==> flow/design.v <==
module debounce(btn,clk,btn_pulse);
    parameter times=5000;
    input btn,clk;
    output reg btn_pulse;
    reg [12:0] N;		     
    always@(posedge clk) begin
        if (btn_pulse) begin
            if (btn==0&&N>0) begin
                N<=N-1;
            end
            else if(btn==0&&N==0) begin
                N<=0;
                btn_pulse<=0;
            end
            else begin
                N<=5000;
            end
        end
        else begin
            if (btn&&N<times) begin
                N<=N+1;
            end
            else if(btn&&N==times) begin
                N<=N;
                btn_pulse<=1;
            end
            else begin
                N<=0;
            end
        end
    end
endmodule
module rand_gen (clk,sw7,out);
    input clk,sw7;
    output reg [6:0] out;
    reg [31:0] state;
    always @(posedge clk) begin
        if (!sw7) begin
            state <= 0;
        end
        else begin
            state <= state * 32'h343fd + 32'h269EC3;
        end
        out <= (state >> 16) & 16'h7fff;
    end
endmodule
module segment (seg_data,seg_led);
    input [3:0] seg_data;
    output [7:0] seg_led;
    reg [7:0] seg_led_r;
    always @(*) begin
        case (seg_data)
            4'd0: seg_led_r = 8'h3f;
            4'd1: seg_led_r = 8'h06;
            4'd2: seg_led_r = 8'h5b;
            4'd3: seg_led_r = 8'h4f;
            4'd4: seg_led_r = 8'h66;
            4'd5: seg_led_r = 8'h6d;
            4'd6: seg_led_r = 8'h7d;
            4'd7: seg_led_r = 8'h07;
            4'd8: seg_led_r = 8'h7f;
            4'd9: seg_led_r = 8'h6f;
            default: seg_led_r = 8'h00;
        endcase
    end
    assign seg_led = seg_led_r;
endmodule
module countdown(clk,countdown_times,leave_times,sw7,game_state,countdown_state);
    input clk,sw7;
    input [1:0] game_state;
    input [4:0] countdown_times;
    output reg [4:0] leave_times;
    output reg [1:0] countdown_state;
    reg [19:0] second;           
    always @(posedge clk) begin
        if (!sw7) begin
            leave_times<=0;
            countdown_state<=0;
            second<=0;
        end
        else begin
            if (game_state==1) begin
                if (countdown_state==0) begin
                    leave_times<=countdown_times;
                    countdown_state<=1;
                end
                else begin
                    if (second==999999) begin
                        if (leave_times>1) begin
                            leave_times<=leave_times-1;
                            second<=0;
                        end
                        else begin
                            countdown_state<=2;
                            leave_times<=0;
                            second<=0;
                        end
                    end
                    else begin
                        second<=second+1;
                    end
                end
            end
            else if (game_state==2) begin
                if(countdown_state==2) begin
                    leave_times<=countdown_times;
                    countdown_state<=3;
                end
                else begin
                    if (second==999999) begin
                        if (leave_times>1) begin
                            leave_times<=leave_times-1;
                            second<=0;
                        end
                        else begin
                            countdown_state<=0;
                            leave_times<=0;
                            second<=0;
                        end
                    end
                    else begin
                        second<=second+1;
                    end
                end
            end
            else begin
                leave_times<=0;
                countdown_state<=0;
                second<=0;
            end
        end
    end
endmodule
module disp(clk,sw7,game_state,leave_times,seg_cat,seg_led,user_defined_cdtime);
    input clk;
    input sw7;
    input [4:0] leave_times;
    input [1:0] game_state;
    input [4:0] user_defined_cdtime;
    output reg [7:0] seg_cat;
    output [7:0] seg_led;
    reg [3:0] num [0:1];     
    always @(posedge clk) begin
        if (!sw7) begin
            num[0]<=15;
            num[1]<=15;
            seg_cat<=8'b11111111;
        end
        else begin
            if(game_state==0) begin
                if (seg_cat==8'b11111111) begin
                    seg_cat<=8'b11111110;
                end
                else begin
                    if (user_defined_cdtime>=30) begin
                        num[1]<=3;
                        num[0]<=0;
                    end
                    else if (user_defined_cdtime>=20) begin
                        num[1]<=2;
                        num[0]<=user_defined_cdtime-20;
                    end
                    else if (user_defined_cdtime>=10) begin
                        num[1]<=1;
                        num[0]<=user_defined_cdtime-10;
                    end
                    else begin
                        num[1]<=0;
                        num[0]<=user_defined_cdtime;
                    end
                    if (seg_cat==8'b11111110) begin
                        seg_cat<=8'b11111101;
                    end
                    else if(seg_cat==8'b11111101) begin
                        seg_cat<=8'b11111110;
                    end
                    else begin
                        seg_cat<=8'b11111111;
                    end
                end
            end
            else if (game_state==1||game_state==2) begin
                if (seg_cat==8'b11111111) begin
                    seg_cat<=8'b11111110;
                end
                else begin
                    if (leave_times-1>=20) begin
                        num[1]<=2;
                        num[0]<=leave_times-21;
                    end
                    else if (leave_times-1>=10) begin
                        num[1]<=1;
                        num[0]<=leave_times-11;
                    end
                    else begin
                        num[1]<=0;
                        num[0]<=leave_times-1;
                    end
                    if (seg_cat==8'b11111110) begin
                        seg_cat<=8'b11111101;
                    end
                    else if(seg_cat==8'b11111101) begin
                        seg_cat<=8'b11111110;
                    end
                    else begin
                        seg_cat<=8'b11111111;
                    end
                end
            end
            else begin
                num[0]<=15;
                num[1]<=15;
                seg_cat<=8'b11111111;
            end
        end
    end
    segment segment1(
                .seg_data(num[seg_cat[0]]),
                .seg_led(seg_led)
            );
endmodule
module music(clk,sw7,buzzer,success,music_state,game_state,leave_times);
    input clk,sw7,success;
    input [4:0] leave_times;
    input [1:0] game_state;
    output reg buzzer;
    output reg [1:0] music_state;
    reg [10:0] per;
    reg [6:0] cnt0;
    reg [16:0] time_cnt;
    reg [11:0] one_cnt;
    reg di;
    localparam
        A2 = 110,
        A2_ = 117,
        B2 = 123,
        C3 = 131,
        C3_ = 139,
        D3 = 147,
        D3_ = 156,
        E3 = 165,
        F3 = 175,
        F3_ = 185,
        G3 = 196,
        G3_ = 208,
        A3 = 220,
        A3_ = 233,
        B3 = 247,
        C4 = 262,
        C4_ = 277,
        D4 = 294,
        D4_ = 311,
        E4 = 330,
        F4 = 349,
        F4_ = 370,
        G4 = 392,
        G4_ = 415,
        A4 = 440,
        A4_ = 466,
        B4 = 494,
        C5 = 522,
        C5_ = 554,
        D5 = 587,
        D5_ = 622,
        E5 = 659,
        F5 = 698,
        F5_ = 740,
        G5 = 784,
        G5_ = 831,
        A5 = 880,
        A5_ = 932,
        B5 = 988,
        C6 = 1047;
    always @(posedge clk) begin
        if (!sw7) begin
            per<=0;
            cnt0<=0;
            time_cnt<=0;
            one_cnt<=0;
            music_state<=0;
            buzzer<=0;
            di<=0;
        end
        else
        if (game_state==2) begin
            if (di==1) begin
                if (one_cnt<958) begin
                    one_cnt<=one_cnt+1;
                end
                else begin
                    one_cnt<=0;
                    buzzer<=!buzzer;
                end
                if (per<=1023) begin
                    if (cnt0<121) begin
                        cnt0<=cnt0+1;
                    end
                    else begin
                        cnt0<=0;
                        per<=per+1;
                    end
                end
                else begin
                    buzzer<=0;
                    one_cnt<=0;
                    per<=0;
                    cnt0<=0;
                    di<=0;
                end
            end
            else begin
                if (one_cnt<15+leave_times*43) begin
                    if(per<999) begin
                        per<=per+1;
                    end
                    else begin
                        per<=0;
                        one_cnt<=one_cnt+1;
                    end
                end
                else begin
                    one_cnt<=0;
                    per<=0;
                    di<=1;
                end
            end
        end
        else if (game_state==3) begin
            if (music_state==0) begin
                music_state<=1;
                one_cnt<=0;
                time_cnt<=0;
                buzzer<=0;
                per<=0;
                cnt0<=0;
            end
            else begin
                if (success==1) begin
                    case (cnt0)
                        0:
                            per=G3;
                        1:
                            per=G3;
                        2:
                            per=G3;
                        3:
                            per=C4;
                        4:
                            per=C4;
                        5:
                            per=E4;
                        6:
                            per=E4;
                        7:
                            per=E4;
                        8:
                            per=G4;
                        9:
                            per=G4;
                        10:
                            per=G4;
                        11:
                            per=C5;
                        12:
                            per=C5;
                        13:
                            per=E5;
                        14:
                            per=E5;
                        15:
                            per=E5;
                        16:
                            per=G5;
                        17:
                            per=G5;
                        18:
                            per=G5;
                        19:
                            per=G5;
                        20:
                            per=G5;
                        21:
                            per=G5;
                        22:
                            per=G5;
                        23:
                            per=G5;
                        24:
                            per=E5;
                        25:
                            per=E5;
                        26:
                            per=E5;
                        27:
                            per=E5;
                        28:
                            per=E5;
                        29:
                            per=E5;
                        30:
                            per=E5;
                        31:
                            per=E5;
                        32:
                            per=G3_;
                        33:
                            per=G3_;
                        34:
                            per=G3_;
                        35:
                            per=C4;
                        36:
                            per=C4;
                        37:
                            per=D4_;
                        38:
                            per=D4_;
                        39:
                            per=D4_;
                        40:
                            per=G4_;
                        41:
                            per=G4_;
                        42:
                            per=G4_;
                        43:
                            per=C5;
                        44:
                            per=C5;
                        45:
                            per=D5_;
                        46:
                            per=D5_;
                        47:
                            per=D5_;
                        48:
                            per=A5_;
                        49:
                            per=A5_;
                        50:
                            per=A5_;
                        51:
                            per=A5_;
                        52:
                            per=A5_;
                        53:
                            per=A5_;
                        54:
                            per=A5_;
                        55:
                            per=A5_;
                        56:
                            per=D5_;
                        57:
                            per=D5_;
                        58:
                            per=D5_;
                        59:
                            per=D5_;
                        60:
                            per=D5_;
                        61:
                            per=D5_;
                        62:
                            per=D5_;
                        63:
                            per=D5_;
                        64:
                            per=A3_;
                        65:
                            per=A3_;
                        66:
                            per=A3_;
                        67:
                            per=D4;
                        68:
                            per=D4;
                        69:
                            per=F4;
                        70:
                            per=F4;
                        71:
                            per=F4;
                        72:
                            per=A4_;
                        73:
                            per=A4_;
                        74:
                            per=A4_;
                        75:
                            per=D5;
                        76:
                            per=D5;
                        77:
                            per=F5;
                        78:
                            per=F5;
                        79:
                            per=F5;
                        80:
                            per=A5_;
                        81:
                            per=A5_;
                        82:
                            per=A5_;
                        83:
                            per=A5_;
                        84:
                            per=A5_;
                        85:
                            per=A5_;
                        86:
                            per=A5_;
                        87:
                            per=A5_;
                        88:
                            per=A5_;
                        89:
                            per=A5_;
                        90:
                            per=A5_;
                        91:
                            per=A5_;
                        92:
                            per=A5_;
                        93:
                            per=A5_;
                        94:
                            per=A5_;
                        95:
                            per=A5_;
                        96:
                            per=C6;
                        97:
                            per=C6;
                        98:
                            per=C6;
                        99:
                            per=C6;
                        100:
                            per=C6;
                        101:
                            per=C6;
                        102:
                            per=C6;
                        103:
                            per=C6;
                        104:
                            per=C6;
                        105:
                            per=C6;
                        106:
                            per=C6;
                        107:
                            per=C6;
                        108:
                            per=C6;
                        109:
                            per=C6;
                        110:
                            per=C6;
                        111:
                            per=C6;
                        default: begin
                            music_state<=2;
                        end
                    endcase
                end
                else begin
                    case (cnt0)
                        0:
                            per=C5;
                        1:
                            per=C5;
                        2:
                            per=C5;
                        3:
                            per=C5;
                        4:
                            per=C5;
                        5:
                            per=G4;
                        6:
                            per=G4;
                        7:
                            per=G4;
                        8:
                            per=G4;
                        9:
                            per=G4;
                        10:
                            per=E4;
                        11:
                            per=E4;
                        12:
                            per=E4;
                        13:
                            per=E4;
                        14:
                            per=A4;
                        15:
                            per=A4;
                        16:
                            per=B4;
                        17:
                            per=B4;
                        18:
                            per=A4;
                        19:
                            per=A4;
                        20:
                            per=G4_;
                        21:
                            per=G4_;
                        22:
                            per=A4_;
                        23:
                            per=A4_;
                        24:
                            per=G4_;
                        25:
                            per=G4_;
                        26:
                            per=E4;
                        27:
                            per=E4;
                        28:
                            per=D4;
                        29:
                            per=D4;
                        30:
                            per=E4;
                        31:
                            per=E4;
                        32:
                            per=E4;
                        33:
                            per=E4;
                        34:
                            per=E4;
                        35:
                            per=E4;
                        36:
                            per=E4;
                        37:
                            per=E4;
                        default: begin
                            music_state<=2;
                        end
                    endcase
                end
                if (time_cnt<=120000-success*60000-1) begin
                    time_cnt<=time_cnt+1;
                    if(one_cnt*per<=500000) begin
                        one_cnt<=one_cnt+1;
                    end
                    else begin
                        one_cnt<=0;
                        buzzer<=!buzzer;
                    end
                end
                else begin
                    buzzer<=0;
                    time_cnt<=0;
                    cnt0<=cnt0+1;
                    one_cnt<=0;
                end
            end
        end
        else begin
            music_state<=0;
            buzzer<=0;
            per<=0;
            cnt0<=0;
            time_cnt<=0;
            one_cnt<=0;
        end
    end
endmodule
module cartoon (sw7,game_state,clk,green,red,row,leave_times,success);
    input [1:0] game_state;
    input success;
    input clk,sw7;
    input [4:0] leave_times;
    output [7:0] green,red;
    output reg [7:0] row;
    reg [7:0] red_cartoon [7:0];     
    reg [7:0] green_cartoon [7:0];   
    wire [7:0] scan [7:0];           
    reg [2:0] cnt;                   
    reg [20:0] times;                
    assign scan[0]=8'b11111110;
    assign scan[1]=8'b11111101;
    assign scan[2]=8'b11111011;
    assign scan[3]=8'b11110111;
    assign scan[4]=8'b11101111;
    assign scan[5]=8'b11011111;
    assign scan[6]=8'b10111111;
    assign scan[7]=8'b01111111;
    always @(posedge clk) begin
        if (!sw7) begin
            cnt<=0;
            row<=scan[0];
        end
        else begin
            cnt<=cnt+3'd1;
            row<=scan[cnt+3'd1];
        end
    end
    always @(posedge clk) begin
        if (!sw7) begin
            times<=0;
            red_cartoon[0]<=8'b00000000;
            red_cartoon[1]<=8'b00000000;
            red_cartoon[2]<=8'b00000000;
            red_cartoon[3]<=8'b00000000;
            red_cartoon[4]<=8'b00000000;
            red_cartoon[5]<=8'b00000000;
            red_cartoon[6]<=8'b00000000;
            red_cartoon[7]<=8'b00000000;
            green_cartoon[0]<=8'b00000000;
            green_cartoon[1]<=8'b00000000;
            green_cartoon[2]<=8'b00000000;
            green_cartoon[3]<=8'b00000000;
            green_cartoon[4]<=8'b00000000;
            green_cartoon[5]<=8'b00000000;
            green_cartoon[6]<=8'b00000000;
            green_cartoon[7]<=8'b00000000;
        end
        else begin 
            if (game_state==0) begin
                red_cartoon[0]<=8'b00011000;
                red_cartoon[1]<=8'b00011000;
                red_cartoon[2]<=8'b00011000;
                red_cartoon[3]<=8'b00011000;
                red_cartoon[4]<=8'b00011000;
                red_cartoon[5]<=8'b00100100;
                red_cartoon[6]<=8'b00100100;
                red_cartoon[7]<=8'b00011000;
                green_cartoon[0]<=8'b00011000;
                green_cartoon[1]<=8'b00011000;
                green_cartoon[2]<=8'b00011000;
                green_cartoon[3]<=8'b00011000;
                green_cartoon[4]<=8'b00000000;
                green_cartoon[5]<=8'b00000000;
                green_cartoon[6]<=8'b00000000;
                green_cartoon[7]<=8'b00000000;
            end
            else if (game_state==1) begin
                red_cartoon[0]<=8'b00011000;
                red_cartoon[1]<=8'b00011000;
                red_cartoon[2]<=8'b00011000;
                red_cartoon[3]<=8'b00011000;
                red_cartoon[4]<=8'b00011000;
                red_cartoon[5]<=8'b00100100;
                red_cartoon[6]<=8'b00100100;
                red_cartoon[7]<=8'b00011000;
                green_cartoon[0]<=8'b00011000;
                green_cartoon[1]<=8'b00011000;
                green_cartoon[2]<=8'b00011000;
                green_cartoon[3]<=8'b00011000;
                green_cartoon[4]<=8'b00000000;
                green_cartoon[5]<=8'b00000000;
                green_cartoon[6]<=8'b00000000;
                green_cartoon[7]<=8'b00000000;
            end
            else if (game_state==2) begin
                if (leave_times-1>=15) begin
                    red_cartoon[0]<=8'b00011000;
                    red_cartoon[1]<=8'b00011000;
                    red_cartoon[2]<=8'b00011000;
                    red_cartoon[3]<=8'b00011000;
                    red_cartoon[4]<=8'b00011000;
                    red_cartoon[5]<=8'b00100100;
                    red_cartoon[6]<=8'b00100100;
                    red_cartoon[7]<=8'b00011000;
                    green_cartoon[0]<=8'b00011000;
                    green_cartoon[1]<=8'b00011000;
                    green_cartoon[2]<=8'b00011000;
                    green_cartoon[3]<=8'b00011000;
                    green_cartoon[4]<=8'b00000000;
                    green_cartoon[5]<=8'b00000000;
                    green_cartoon[6]<=8'b00000000;
                    green_cartoon[7]<=8'b00000000;
                end
                else if (leave_times-1>=10) begin
                    red_cartoon[0]<=8'b00000000;
                    green_cartoon[0]<=8'b00000000;
                end
                else if(leave_times-1>=5) begin
                    red_cartoon[1]<=8'b00000000;
                    green_cartoon[1]<=8'b00000000;
                end
                else if (leave_times-1>0) begin
                    red_cartoon[2]<=8'b00000000;
                    green_cartoon[2]<=8'b00000000;
                end
                else begin
                    red_cartoon[3]<=8'b00000000;
                    green_cartoon[3]<=8'b00000000;
                end
                times<=0;
            end
            else if(game_state==3) begin
                green_cartoon[0]<=8'b00000000;
                green_cartoon[1]<=8'b00000000;
                green_cartoon[2]<=8'b00000000;
                green_cartoon[3]<=8'b00000000;
                green_cartoon[4]<=8'b00000000;
                green_cartoon[5]<=8'b00000000;
                green_cartoon[6]<=8'b00000000;
                green_cartoon[7]<=8'b00000000;
                if (success==1) begin
                    times<=times+1;
                    if (times<=100000) begin
                        red_cartoon[0]<=8'b00000000;
                        red_cartoon[1]<=8'b01100110;
                        red_cartoon[2]<=8'b00000000;
                        red_cartoon[3]<=8'b00000000;
                        red_cartoon[4]<=8'b00000000;
                        red_cartoon[5]<=8'b00000000;
                        red_cartoon[6]<=8'b00000000;
                        red_cartoon[7]<=8'b00000000;
                    end
                    else if(times<=200000) begin
                        red_cartoon[2]<=8'b11111111;
                    end
                    else if(times<=300000) begin
                        red_cartoon[3]<=8'b11111111;
                    end
                    else if(times<=400000) begin
                        red_cartoon[1]<=8'b00000000;
                        red_cartoon[4]<=8'b11111111;
                    end
                    else if (times<=500000) begin
                        red_cartoon[2]<=8'b00000000;
                        red_cartoon[5]<=8'b01111110;
                    end
                    else if(times<=600000) begin
                        red_cartoon[3]<=8'b00000000;
                        red_cartoon[6]<=8'b00111100;
                    end
                    else if(times<=700000) begin
                        red_cartoon[4]<=8'b00000000;
                        red_cartoon[7]<=8'b00011000;
                    end
                    else if (times<=800000) begin
                        red_cartoon[5]<=8'b00000000;
                    end
                    else if(times<=900000) begin
                        red_cartoon[6]<=8'b00000000;
                    end
                    else if(times<=1000000) begin
                        red_cartoon[7]<=8'b00000000;
                    end
                    else if(times<=1250000) begin
                        red_cartoon[0]<=8'b00000000;
                        red_cartoon[1]<=8'b01100110;
                        red_cartoon[2]<=8'b11111111;
                        red_cartoon[3]<=8'b11111111;
                        red_cartoon[4]<=8'b11111111;
                        red_cartoon[5]<=8'b01111110;
                        red_cartoon[6]<=8'b00111100;
                        red_cartoon[7]<=8'b00011000;
                    end
                    else if(times<=1500000) begin
                        red_cartoon[0]<=8'b00000000;
                        red_cartoon[1]<=8'b00000000;
                        red_cartoon[2]<=8'b00000000;
                        red_cartoon[3]<=8'b00000000;
                        red_cartoon[4]<=8'b00000000;
                        red_cartoon[5]<=8'b00000000;
                        red_cartoon[6]<=8'b00000000;
                        red_cartoon[7]<=8'b00000000;
                    end
                    else if(times<=1750000) begin
                        red_cartoon[0]<=8'b00000000;
                        red_cartoon[1]<=8'b01100110;
                        red_cartoon[2]<=8'b11111111;
                        red_cartoon[3]<=8'b11111111;
                        red_cartoon[4]<=8'b11111111;
                        red_cartoon[5]<=8'b01111110;
                        red_cartoon[6]<=8'b00111100;
                        red_cartoon[7]<=8'b00011000;
                    end
                    else if(times<=2000000) begin
                        red_cartoon[0]<=8'b00000000;
                        red_cartoon[1]<=8'b00000000;
                        red_cartoon[2]<=8'b00000000;
                        red_cartoon[3]<=8'b00000000;
                        red_cartoon[4]<=8'b00000000;
                        red_cartoon[5]<=8'b00000000;
                        red_cartoon[6]<=8'b00000000;
                        red_cartoon[7]<=8'b00000000;
                    end
                    else begin
                        times<=0;
                    end
                end
                else begin
                    if (times<=500000) begin
                        times<=times+1;
                        red_cartoon[0]<=8'b00000000;
                        red_cartoon[1]<=8'b01000000;
                        red_cartoon[2]<=8'b11110111;
                        red_cartoon[3]<=8'b01010101;
                        red_cartoon[4]<=8'b01010101;
                        red_cartoon[5]<=8'b01010101;
                        red_cartoon[6]<=8'b01010111;
                        red_cartoon[7]<=8'b00000000;
                    end
                    else if(times<=1000000) begin
                        times<=times+1;
                        red_cartoon[0]<=8'b00000000;
                        red_cartoon[1]<=8'b11000100;
                        red_cartoon[2]<=8'b00000100;
                        red_cartoon[3]<=8'b11011111;
                        red_cartoon[4]<=8'b00010101;
                        red_cartoon[5]<=8'b00011111;
                        red_cartoon[6]<=8'b01010101;
                        red_cartoon[7]<=8'b10011111;
                    end
                    else begin
                        times<=0;
                    end
                end
            end
        end
    end
    assign red=red_cartoon[cnt];
    assign green=green_cartoon[cnt];
endmodule
module boom_pro(sw7,start,clk,led,seg,sw_input,row,seg_cat,btn6,buzzer,green,red);
    input sw7,start,clk,btn6;        
    input [6:0] sw_input;            
    output buzzer;                   
    output [7:0] row,red,green;      
    output [7:0] seg_cat;            
    output [7:0] seg;                
    output reg [6:0] led;            
    reg [1:0] ps_input_times;        
    reg success;                     
    reg [6:0] password;              
    reg [1:0] game_state;            
    reg [4:0] countdown_times;       
    reg [4:0] user_defined_cdtime;   
    reg btn6_before;                 
    wire [4:0] leave_times;          
    wire [1:0] music_state;          
    wire [1:0] countdown_state;      
    wire [6:0] changing_pw;          
    wire btn6_pulse;                 
    wire start_pulse;                
    always @(posedge clk) begin
        if (!sw7) begin
            btn6_before<=0;
            user_defined_cdtime<=0;
            ps_input_times<=0;
            led<=0;
            success<=0;
            game_state<=0;
            password<=0;
            countdown_times<=0;
            user_defined_cdtime<=0;
        end
        else begin
            if (game_state==0) begin
                if (start_pulse) begin
                    success<=0;
                    btn6_before<=0;
                    game_state<=1;
                    countdown_times<=5;
                    password<=changing_pw;
                end
                if (sw_input[6]==1) begin
                    if (sw_input[4:0]>30) begin
                        user_defined_cdtime<=30;
                    end
                    else begin
                        user_defined_cdtime<=sw_input[4:0];
                    end
                end
                else begin
                    user_defined_cdtime<=20;
                end
            end
            else if (game_state==1) begin
                led<=password;
                if (countdown_state==2&&leave_times==0) begin
                    countdown_times<=user_defined_cdtime;
                    game_state<=2;
                    led<=0;
                end
            end
            else if (game_state==2) begin
                led<=sw_input;
                if (ps_input_times<2) begin
                    if (btn6_pulse==1&&btn6_before==0) begin
                        if (sw_input==password) begin
                            game_state<=3;
                            success<=1;
                            led<=0;
                        end
                        else begin
                            ps_input_times<=ps_input_times+1;
                        end
                    end
                    if (countdown_state==0&&leave_times==0) begin
                        game_state<=3;
                        success<=0;
                        led<=0;
                    end
                end
                else begin
                    game_state<=3;
                    success<=0;
                    led<=0;
                end
                btn6_before<=btn6_pulse;
            end
            else if (game_state==3) begin
                if (music_state==2) begin
                    game_state<=0;
                    success<=0;
                    password<=0;
                    countdown_times<=0;
                    ps_input_times<=0;
                end
            end
        end
    end
    debounce debounce1(
                 .btn(start),
                 .clk(clk),
                 .btn_pulse(start_pulse));
    debounce debounce2(
                 .btn(btn6),
                 .clk(clk),
                 .btn_pulse(btn6_pulse));
    rand_gen rand1(
             .clk(clk),
             .sw7(sw7),
             .out(changing_pw));
    disp disp1(
             .clk(clk),
             .sw7(sw7),
             .leave_times(leave_times),
             .user_defined_cdtime(user_defined_cdtime),
             .game_state (game_state),
             .seg_cat(seg_cat),
             .seg_led(seg));
    countdown countdown1(
                  .clk(clk),
                  .sw7(sw7),
                  .game_state(game_state),
                  .countdown_times(countdown_times),
                  .leave_times(leave_times),
                  .countdown_state(countdown_state));
    music music1(
              .clk(clk),
              .sw7(sw7),
              .success(success),
              .game_state(game_state),
              .leave_times(leave_times),
              .buzzer(buzzer),
              .music_state(music_state));
    cartoon cartoon1(
                .game_state(game_state),
                .success(success),
                .clk(clk),
                .sw7(sw7),
                .leave_times(leave_times),
                .green(green),
                .red(red),
                .row(row)
            );
endmodule
# Step by step through the tools: boom_pro
# What the tools print for boom_pro, step after step.
# Line numbers count from 1 in the design file above.
inputs:
  top_module: "boom_pro"
  clock_port: "clk"
  cell_library: "sky130hd"
  lib_corner: "tt_025C_1v80"

# Elaborated design
# Yosys after proc, flatten, opt, wreduce and memory -nomap, before mapping. Print and check cells are not counted. Equal cells are merged and count once.
# Yosys's memory passes give these memory sizes; they may raise the number of words (mostly to a power of two), join words into wider ones and drop unused or constant bits.
bits:
  mem_count: 1
  word_cells: 858
  ff_bits: 327
  inputBits: 11
  romBits: 112
  out_inout_bits: 48
memory_table:
  columns: ["name", "size", "word_bits", "read_ports", "wr", "line", "rtl"]
  rows:
  - ["(name not given)", 16, 7, 1, 0, 52, "case (seg_data)"]
op_classes:
  reduce_logical: 108
  muxes: 364
  cmp: 36
  logic: 8
  n_mul: 4
  add_sub_neg: 21
  n_eq: 261
op_table:
  columns: ["op", "n"]
  rows:
  - ["two-way mux 8 bit", 158]
  - ["multiplier 32 x 18 -> 32 bit (second input constant)", 1]
  - ["two-way mux 21 bit", 19]
  - ["== test 7 bit (second input constant)", 48]
  - ["multiplier 12 x 11 -> 23 bit", 1]
  - ["== test 7 x 6 -> 1 bit (second input constant)", 32]
  - ["parallel mux 11 bit (select 19 bit)", 1]
  - ["two-way mux 5 bit", 35]
  - ["inequality test 6 x 2 -> 1 bit (second input constant)", 24]
  - ["two-way mux 11 bit", 13]
  - ["two-way mux 7 bit", 20]
  - ["two-way mux 13 bit", 10]
  - ["parallel mux 8 bit (select 8 bit)", 2]
  - ["inequality test 8 x 2 -> 1 bit (second input constant)", 15]
  - ["two-way mux 12 bit", 10]
  - ["OR reduction 112 bit", 1]
  - ["inequality test 7 x 2 -> 1 bit (second input constant)", 16]
  - ["== test 7 x 5 -> 1 bit (second input constant)", 16]
  - ["less-or-equal comparator 21 x 20 -> 1 bit (second input constant)", 5]
  - ["AND reduction 13 bit", 8]
  - ["two-way mux 20 bit", 5]
  - ["AND reduction 11 bit", 8]
  - ["parallel mux 11 bit (select 8 bit)", 1]
  - ["less-or-equal comparator 21 bit (second input constant)", 4]
  - ["inequality test 5 x 2 -> 1 bit (second input constant)", 16]
  - [">= comparator 32 x 4 -> 1 bit (second input constant)", 2]
  - ["two-way mux 4 bit", 16]
  - ["less-or-equal comparator 21 x 19 -> 1 bit (second input constant)", 3]
# Not listed: further kinds 99, cells in them 312.

# Longest topological paths
# Yosys ltp: most cells in a row. Word level: on the elaborated netlist, between registers, memories and ports. Mapped: between sequential cells and ports; inverters and the memories' decode and read muxes count.
depth:
  depth_word: 20
  ABC_AREA: 0
  ltp_mapped: 35
  depth_no_buf: 29

# Mapped cells and area
# Source: synth_stat.txt of the flow (Yosys; design flattened, memories mapped). It holds for the ABC_AREA given above (unset counts as 0); a run with the other value may have another netlist.
# The area totals of this step are shown rounded.
mapped:
  seq_area_um2: 5265
  mapped_area_um2: 25290
  buffers: 179
  cell_count: 3026
  flip_flops: 250
types:
  columns: ["type", "n", "type_area_um2"]
  rows:
  - ["sky130_fd_sc_hd__dfxtp_1", 224, 4.48E+03]
  - ["sky130_fd_sc_hd__fa_1", 203, 4.06E+03]
  - ["sky130_fd_sc_hd__ha_1", 234, 2.93E+03]
  - ["sky130_fd_sc_hd__nand2_1", 285, 1.07E+03]
  - ["sky130_fd_sc_hd__inv_1", 268, 1.01E+03]
  - ["sky130_fd_sc_hd__a21oi_1", 183, 915.878]
  - ["sky130_fd_sc_hd__nor2_1", 228, 855.821]
  - ["sky130_fd_sc_hd__edfxtp_1", 26, 780.749]
  - ["sky130_fd_sc_hd__o21ai_0", 132, 660.634]
  - ["sky130_fd_sc_hd__xnor2_1", 63, 551.779]
  - ["sky130_fd_sc_hd__nand3_1", 108, 540.518]
  - ["sky130_fd_sc_hd__and2_1", 86, 538.016]
  - ["sky130_fd_sc_hd__xor2_1", 61, 534.262]
  - ["sky130_fd_sc_hd__clkbuf_1", 130, 487.968]
  - ["sky130_fd_sc_hd__nor3_1", 82, 410.394]
  - ["sky130_fd_sc_hd__and3_1", 42, 262.752]
  - ["sky130_fd_sc_hd__mux2i_1", 25, 250.24]
  - ["sky130_fd_sc_hd__a211oi_1", 31, 232.723]
# Not listed: further types 87, cells in them 615.
# By module: a second synthesis without flattening, with its own total; a netlist apart from the flattened one above.
hier_totals:
  hier_cells: 3332
  hier_area_um2: 27750
# Each row is one instance without its submodules.
modules:
  columns: ["mod", "mod_seq_area_um2", "mod_area_um2", "n_cells", "n_inst"]
  rows:
  - ["music", 1021, 9548, 1197, 1]
  - ["rand_gen", 600.6, 5802, 600, 1]
  - ["cartoon", 1401, 5508, 729, 1]
  - ["debounce", 410.4, 1215, 126, 2]
  - ["boom_pro", 600.6, 1508, 178, 1]
  - ["countdown", 540.5, 1495, 169, 1]
  - ["disp", 180.2, 1227, 177, 1]
  - ["segment", 0.0, 230.2, 30, 1]

# Path before layout
# Source: OpenSTA report_checks on the synthesized netlist (no wires, ideal clock, input and output delay 20% of the period each), path of least setup slack; recovery checks are left aside. Register names are those of the netlist, which keeps one name where synthesis merged equal registers.
synth_path:
  path_kind: "register to register"
  startpoint: "register music1.cnt0[0]"
  endpoint: "register music1.one_cnt[10]"
  required_time_ns: 19.868
  delay_ns: 8.073
  path_slack_ns: 11.927
  path_buffers: 4
  setup_ns: 0.132
  launch_ns: 0.000
  arrival_time_ns: 7.941
  tclk_ns: 20.0
  stages: 32
  period_less_setup_slack_ns: 8.073
# "delay_ns" = arrival - input delay + setup time.
# "stages" counts driving pins, that of a launching flip-flop among them; a cell with two outputs on the path counts twice.
# "period_less_setup_slack_ns" = period - worst setup slack (recovery checks aside). The figure is calculated, with input and output delays left at 20% of the set period.
# Between the ends stands the longest chain of elaborated cells between them, by number of cells; it is not shown to be the way that was timed. Of several equally long chains one is given.
# Each line given opens the expression or statement behind the cell; cells for indexed reads and writes are added by Yosys, which also makes memories of some case tables.
# At most two assigning lines are given for a register; there are more.
synth_via:
  path_cell_list: "sky130_fd_sc_hd__dfxtp_1 -> sky130_fd_sc_hd__inv_1 -> sky130_fd_sc_hd__ha_1 -> sky130_fd_sc_hd__or4_1 -> sky130_fd_sc_hd__o211a_1 -> sky130_fd_sc_hd__or4_4 -> sky130_fd_sc_hd__and4b_1 -> sky130_fd_sc_hd__and2_1 -> sky130_fd_sc_hd__buf_4 -> sky130_fd_sc_hd__mux2i_1 -> sky130_fd_sc_hd__a21oi_1 -> sky130_fd_sc_hd__buf_2 -> sky130_fd_sc_hd__and2_1 -> sky130_fd_sc_hd__fa_1 -> sky130_fd_sc_hd__fa_1 -> sky130_fd_sc_hd__fa_1 -> sky130_fd_sc_hd__fa_1 -> sky130_fd_sc_hd__inv_1 -> sky130_fd_sc_hd__fa_1 -> sky130_fd_sc_hd__inv_1 -> sky130_fd_sc_hd__ha_1 -> sky130_fd_sc_hd__clkbuf_1 -> sky130_fd_sc_hd__o21ai_0 -> sky130_fd_sc_hd__o21ai_0 -> sky130_fd_sc_hd__nor4b_1 -> sky130_fd_sc_hd__o211ai_1 -> sky130_fd_sc_hd__a2111oi_0 -> sky130_fd_sc_hd__and3_1 -> sky130_fd_sc_hd__o2111ai_2 -> sky130_fd_sc_hd__a31oi_4 -> sky130_fd_sc_hd__buf_6 -> sky130_fd_sc_hd__nor3_1"
  elab_chain_len: 15
  cone_cells: 153
  cone_classes: "mul: 1; compare: 1; eq/ne: 111; mux: 12; reduce/logical: 28"
synth_rtl:
  columns: ["element", "line", "rtl"]
  rows:
  - ["start, declared", 229, "reg [6:0] cnt0;"]
  - ["start, assigned", 296, "cnt0<=cnt0+1;"]
  - ["start, assigned", 665, "cnt0<=cnt0+1;"]
  - ["== test 7 x 4 -> 1 bit", 570, "case (cnt0)"]
  - ["OR reduction 14 bit", null, null]
  - ["parallel mux 11 bit (select 8 bit)", 570, null]
  - ["two-way mux 11 bit", 338, "if (success==1) begin"]
  - ["two-way mux 11 bit", 329, "if (music_state==0) begin"]
  - ["two-way mux 11 bit", 328, "else if (game_state==3) begin"]
  - ["two-way mux 11 bit", 285, "if (game_state==2) begin"]
  - ["two-way mux 11 bit", 275, "if (!sw7) begin"]
  - ["multiplier 12 x 11 -> 23 bit", 654, "if(one_cnt*per<=500000) begin"]
  - ["less-or-equal comparator 32 x 19 -> 1 bit", 654, null]
  - ["two-way mux 12 bit", 654, null]
  - ["two-way mux 12 bit", 652, "if (time_cnt<=120000-success*60000-1) begin"]
  - ["two-way mux 12 bit", 329, null]
  - ["two-way mux 12 bit", 328, null]
  - ["two-way mux 12 bit", 285, null]
  - ["end, assigned", 288, "one_cnt<=one_cnt+1;"]
  - ["end, assigned", 318, "one_cnt<=one_cnt+1;"]
  - ["end, declared", 231, "reg [11:0] one_cnt;"]

# Worst path after layout
# Path of least setup slack in the final report of run 4 (OpenROAD, finished layout, wires in). Where an end is a register, its clock arrival counts in the times.
layout_path:
  path_kind: "register to register"
  startpoint: "register music1.cnt0[0]"
  endpoint: "register music1.one_cnt[10]"
  arrival_time_ns: 9.25
  path_buffers: 0
  required_time_ns: 9.80
  launch_ns: 0.55
  setup_ns: 0.15
  path_slack_ns: 0.55
  tclk_ns: 9.41
  stages: 26
# Between the ends stands the longest chain of elaborated cells between them, by number of cells; it is not shown to be the way that was timed. Of several equally long chains one is given.
# At most two assigning lines are given for a register; there are more.
layout_via:
  path_cell_list: "sky130_fd_sc_hd__dfxtp_1 -> sky130_fd_sc_hd__inv_1 -> sky130_fd_sc_hd__ha_1 -> sky130_fd_sc_hd__or4_1 -> sky130_fd_sc_hd__o211a_1 -> sky130_fd_sc_hd__or4_4 -> sky130_fd_sc_hd__and4b_1 -> sky130_fd_sc_hd__and2_2 -> sky130_fd_sc_hd__mux2i_1 -> sky130_fd_sc_hd__o21ai_2 -> sky130_fd_sc_hd__nand2_1 -> sky130_fd_sc_hd__fa_1 -> sky130_fd_sc_hd__fa_1 -> sky130_fd_sc_hd__inv_1 -> sky130_fd_sc_hd__fa_1 -> sky130_fd_sc_hd__fa_1 -> sky130_fd_sc_hd__fa_1 -> sky130_fd_sc_hd__ha_1 -> sky130_fd_sc_hd__a21o_1 -> sky130_fd_sc_hd__a221o_1 -> sky130_fd_sc_hd__a21oi_1 -> sky130_fd_sc_hd__xor2_1 -> sky130_fd_sc_hd__a2111oi_1 -> sky130_fd_sc_hd__o2111ai_2 -> sky130_fd_sc_hd__a31oi_4 -> sky130_fd_sc_hd__nor3_1"
  elab_chain_len: 15
  cone_cells: 153
  cone_classes: "mul: 1; compare: 1; eq/ne: 111; mux: 12; reduce/logical: 28"
layout_rtl:
  columns: ["element", "line", "rtl"]
  rows:
  - ["start, declared", 229, "reg [6:0] cnt0;"]
  - ["start, assigned", 296, "cnt0<=cnt0+1;"]
  - ["start, assigned", 665, "cnt0<=cnt0+1;"]
  - ["== test 7 x 4 -> 1 bit", 570, "case (cnt0)"]
  - ["OR reduction 14 bit", null, null]
  - ["parallel mux 11 bit (select 8 bit)", 570, null]
  - ["two-way mux 11 bit", 338, "if (success==1) begin"]
  - ["two-way mux 11 bit", 329, "if (music_state==0) begin"]
  - ["two-way mux 11 bit", 328, "else if (game_state==3) begin"]
  - ["two-way mux 11 bit", 285, "if (game_state==2) begin"]
  - ["two-way mux 11 bit", 275, "if (!sw7) begin"]
  - ["multiplier 12 x 11 -> 23 bit", 654, "if(one_cnt*per<=500000) begin"]
  - ["less-or-equal comparator 32 x 19 -> 1 bit", 654, null]
  - ["two-way mux 12 bit", 654, null]
  - ["two-way mux 12 bit", 652, "if (time_cnt<=120000-success*60000-1) begin"]
  - ["two-way mux 12 bit", 329, null]
  - ["two-way mux 12 bit", 328, null]
  - ["two-way mux 12 bit", 285, null]
  - ["end, assigned", 288, "one_cnt<=one_cnt+1;"]
  - ["end, assigned", 318, "one_cnt<=one_cnt+1;"]
  - ["end, declared", 231, "reg [11:0] one_cnt;"]

Memo
Re: implementation data of boom_pro

Measured results for boom_pro: 4 stored runs of the Yosys and OpenROAD flow on sky130hd. The settings differ; the order carries no meaning. The constraints put input and output delay at 20% of the set period each and load the outputs with 0.01 pF.
"achievedPeriod_ns": clock period set for the run, less the worst setup slack. It is reckoned from that one timing run; input and output delays stay at 20% of the period that was set.
"worst_path_time_ns": the worst setup path's part of the clock period (all of it between registers, 20% less for each end at a port) less its slack. A launch clock that arrives late makes it longer, a capture clock that arrives late makes it shorter.
Measured values are rounded.

--- run 1 ---
==> flow/run.sh <==
#!/bin/bash
# the make line also repeats the synthesis and layout settings of config.mk as NAME=value (left out here)
make -C /OpenROAD-flow-scripts/flow DESIGN_CONFIG=/design/flow/config.mk WORK_HOME=/design/flow/orfs CLKGATE_MAP_FILE= finish
==> flow/config.mk <==
export PLATFORM = sky130hd
export DESIGN_NAME = boom_pro
export DESIGN_NICKNAME = boom_pro
export VERILOG_FILES = /design/flow/design.v
export SDC_FILE = /design/flow/constraint.sdc
export NUM_CORES = 4
export LEC_CHECK = 0
export ABC_AREA = 0
export CAP_MARGIN = 25
export CELL_PAD_IN_SITES_DETAIL_PLACEMENT = 2
export CELL_PAD_IN_SITES_GLOBAL_PLACEMENT = 3
export CORE_ASPECT_RATIO = 1.48
export CORE_MARGIN = 2
export CORE_UTILIZATION = 59
export CTS_CLUSTER_DIAMETER = 55
export CTS_CLUSTER_SIZE = 20
export GPL_TIMING_DRIVEN = 1
export HOLD_SLACK_MARGIN = 0.19
export MAX_ROUTING_LAYER = met4
export MIN_ROUTING_LAYER = met2
export SETUP_SLACK_MARGIN = -0.55
export SLEW_MARGIN = 30
export TNS_END_PERCENT = 100
==> flow/constraint.sdc <==
create_clock -name core_clock -period 7.94 [get_ports {clk}]
set_input_delay 1.5880 -clock core_clock [delete_from_list [all_inputs] [get_ports {clk}]]
set_output_delay 1.5880 -clock core_clock [all_outputs]
set_load 0.01 [all_outputs]

==> results, as YAML <==
outcome: "not finished: placement ended with error GPL-0301"

--- run 2 ---
==> flow/run.sh <==
#!/bin/bash
# the make line also repeats the synthesis and layout settings of config.mk as NAME=value (left out here)
make -C /OpenROAD-flow-scripts/flow DESIGN_CONFIG=/design/flow/config.mk WORK_HOME=/design/flow/orfs CLKGATE_MAP_FILE= finish
==> flow/config.mk <==
export PLATFORM = sky130hd
export DESIGN_NAME = boom_pro
export DESIGN_NICKNAME = boom_pro
export VERILOG_FILES = /design/flow/design.v
export SDC_FILE = /design/flow/constraint.sdc
export NUM_CORES = 4
export LEC_CHECK = 0
export ABC_AREA = 0
export CAP_MARGIN = 20
export CELL_PAD_IN_SITES_DETAIL_PLACEMENT = 2
export CELL_PAD_IN_SITES_GLOBAL_PLACEMENT = 3
export CORE_ASPECT_RATIO = 1.48
export CORE_MARGIN = 2
export CORE_UTILIZATION = 59
export CTS_CLUSTER_DIAMETER = 55
export CTS_CLUSTER_SIZE = 20
export GPL_TIMING_DRIVEN = 1
export MAX_ROUTING_LAYER = met4
export MIN_ROUTING_LAYER = met2
export SLEW_MARGIN = 20
export TNS_END_PERCENT = 100
==> flow/constraint.sdc <==
create_clock -name core_clock -period 7.94 [get_ports {clk}]
set_input_delay 1.5880 -clock core_clock [delete_from_list [all_inputs] [get_ports {clk}]]
set_output_delay 1.5880 -clock core_clock [all_outputs]
set_load 0.01 [all_outputs]

==> results, as YAML <==
outcome: "not finished: placement ended with error GPL-0301"

--- run 3 ---
==> flow/run.sh <==
#!/bin/bash
# the make line also repeats the synthesis and layout settings of config.mk as NAME=value (left out here)
make -C /OpenROAD-flow-scripts/flow DESIGN_CONFIG=/design/flow/config.mk WORK_HOME=/design/flow/orfs CLKGATE_MAP_FILE= finish
==> flow/config.mk <==
export PLATFORM = sky130hd
export DESIGN_NAME = boom_pro
export DESIGN_NICKNAME = boom_pro
export VERILOG_FILES = /design/flow/design.v
export SDC_FILE = /design/flow/constraint.sdc
export NUM_CORES = 4
export LEC_CHECK = 0
export ABC_AREA = 1
export CAP_MARGIN = 30
export CELL_PAD_IN_SITES_DETAIL_PLACEMENT = 1
export CORE_MARGIN = 2
export CORE_UTILIZATION = 40
export CTS_CLUSTER_DIAMETER = 214
export MIN_ROUTING_LAYER = met2
export PLACE_DENSITY = 0.92
export SLEW_MARGIN = 20
==> flow/constraint.sdc <==
create_clock -name core_clock -period 20.0 [get_ports {clk}]
set_input_delay 4.0000 -clock core_clock [delete_from_list [all_inputs] [get_ports {clk}]]
set_output_delay 4.0000 -clock core_clock [all_outputs]
set_load 0.01 [all_outputs]

==> results, as YAML <==
outcome: "not finished: routing ended with error GRT-0116"

--- run 4 ---
==> flow/run.sh <==
#!/bin/bash
# the make line also repeats the synthesis and layout settings of config.mk as NAME=value (left out here)
make -C /OpenROAD-flow-scripts/flow DESIGN_CONFIG=/design/flow/config.mk WORK_HOME=/design/flow/orfs CLKGATE_MAP_FILE= finish
==> flow/config.mk <==
export PLATFORM = sky130hd
export DESIGN_NAME = boom_pro
export DESIGN_NICKNAME = boom_pro
export VERILOG_FILES = /design/flow/design.v
export SDC_FILE = /design/flow/constraint.sdc
export NUM_CORES = 4
export LEC_CHECK = 0
export CAP_MARGIN = 20
export CORE_MARGIN = 2
export CORE_UTILIZATION = 40
export SLEW_MARGIN = 20
==> flow/constraint.sdc <==
create_clock -name core_clock -period 9.41 [get_ports {clk}]
set_input_delay 1.8820 -clock core_clock [delete_from_list [all_inputs] [get_ports {clk}]]
set_output_delay 1.8820 -clock core_clock [all_outputs]
set_load 0.01 [all_outputs]

==> results, as YAML <==
results:
  finalCellArea_um2: 27460
  synth_chip_area_um2: 25290
  design_die_area_um2: 65240
  achievedPeriod_ns: 8.859
  utilization_pct: 43.8
  hold_worst_slack_ns: 0.365
  final_setup_ws_ns: 0.551
  setupTns_ns: 0.000
  worst_path_time_ns: 8.86
  timing.worst_path_kind: "register to register"
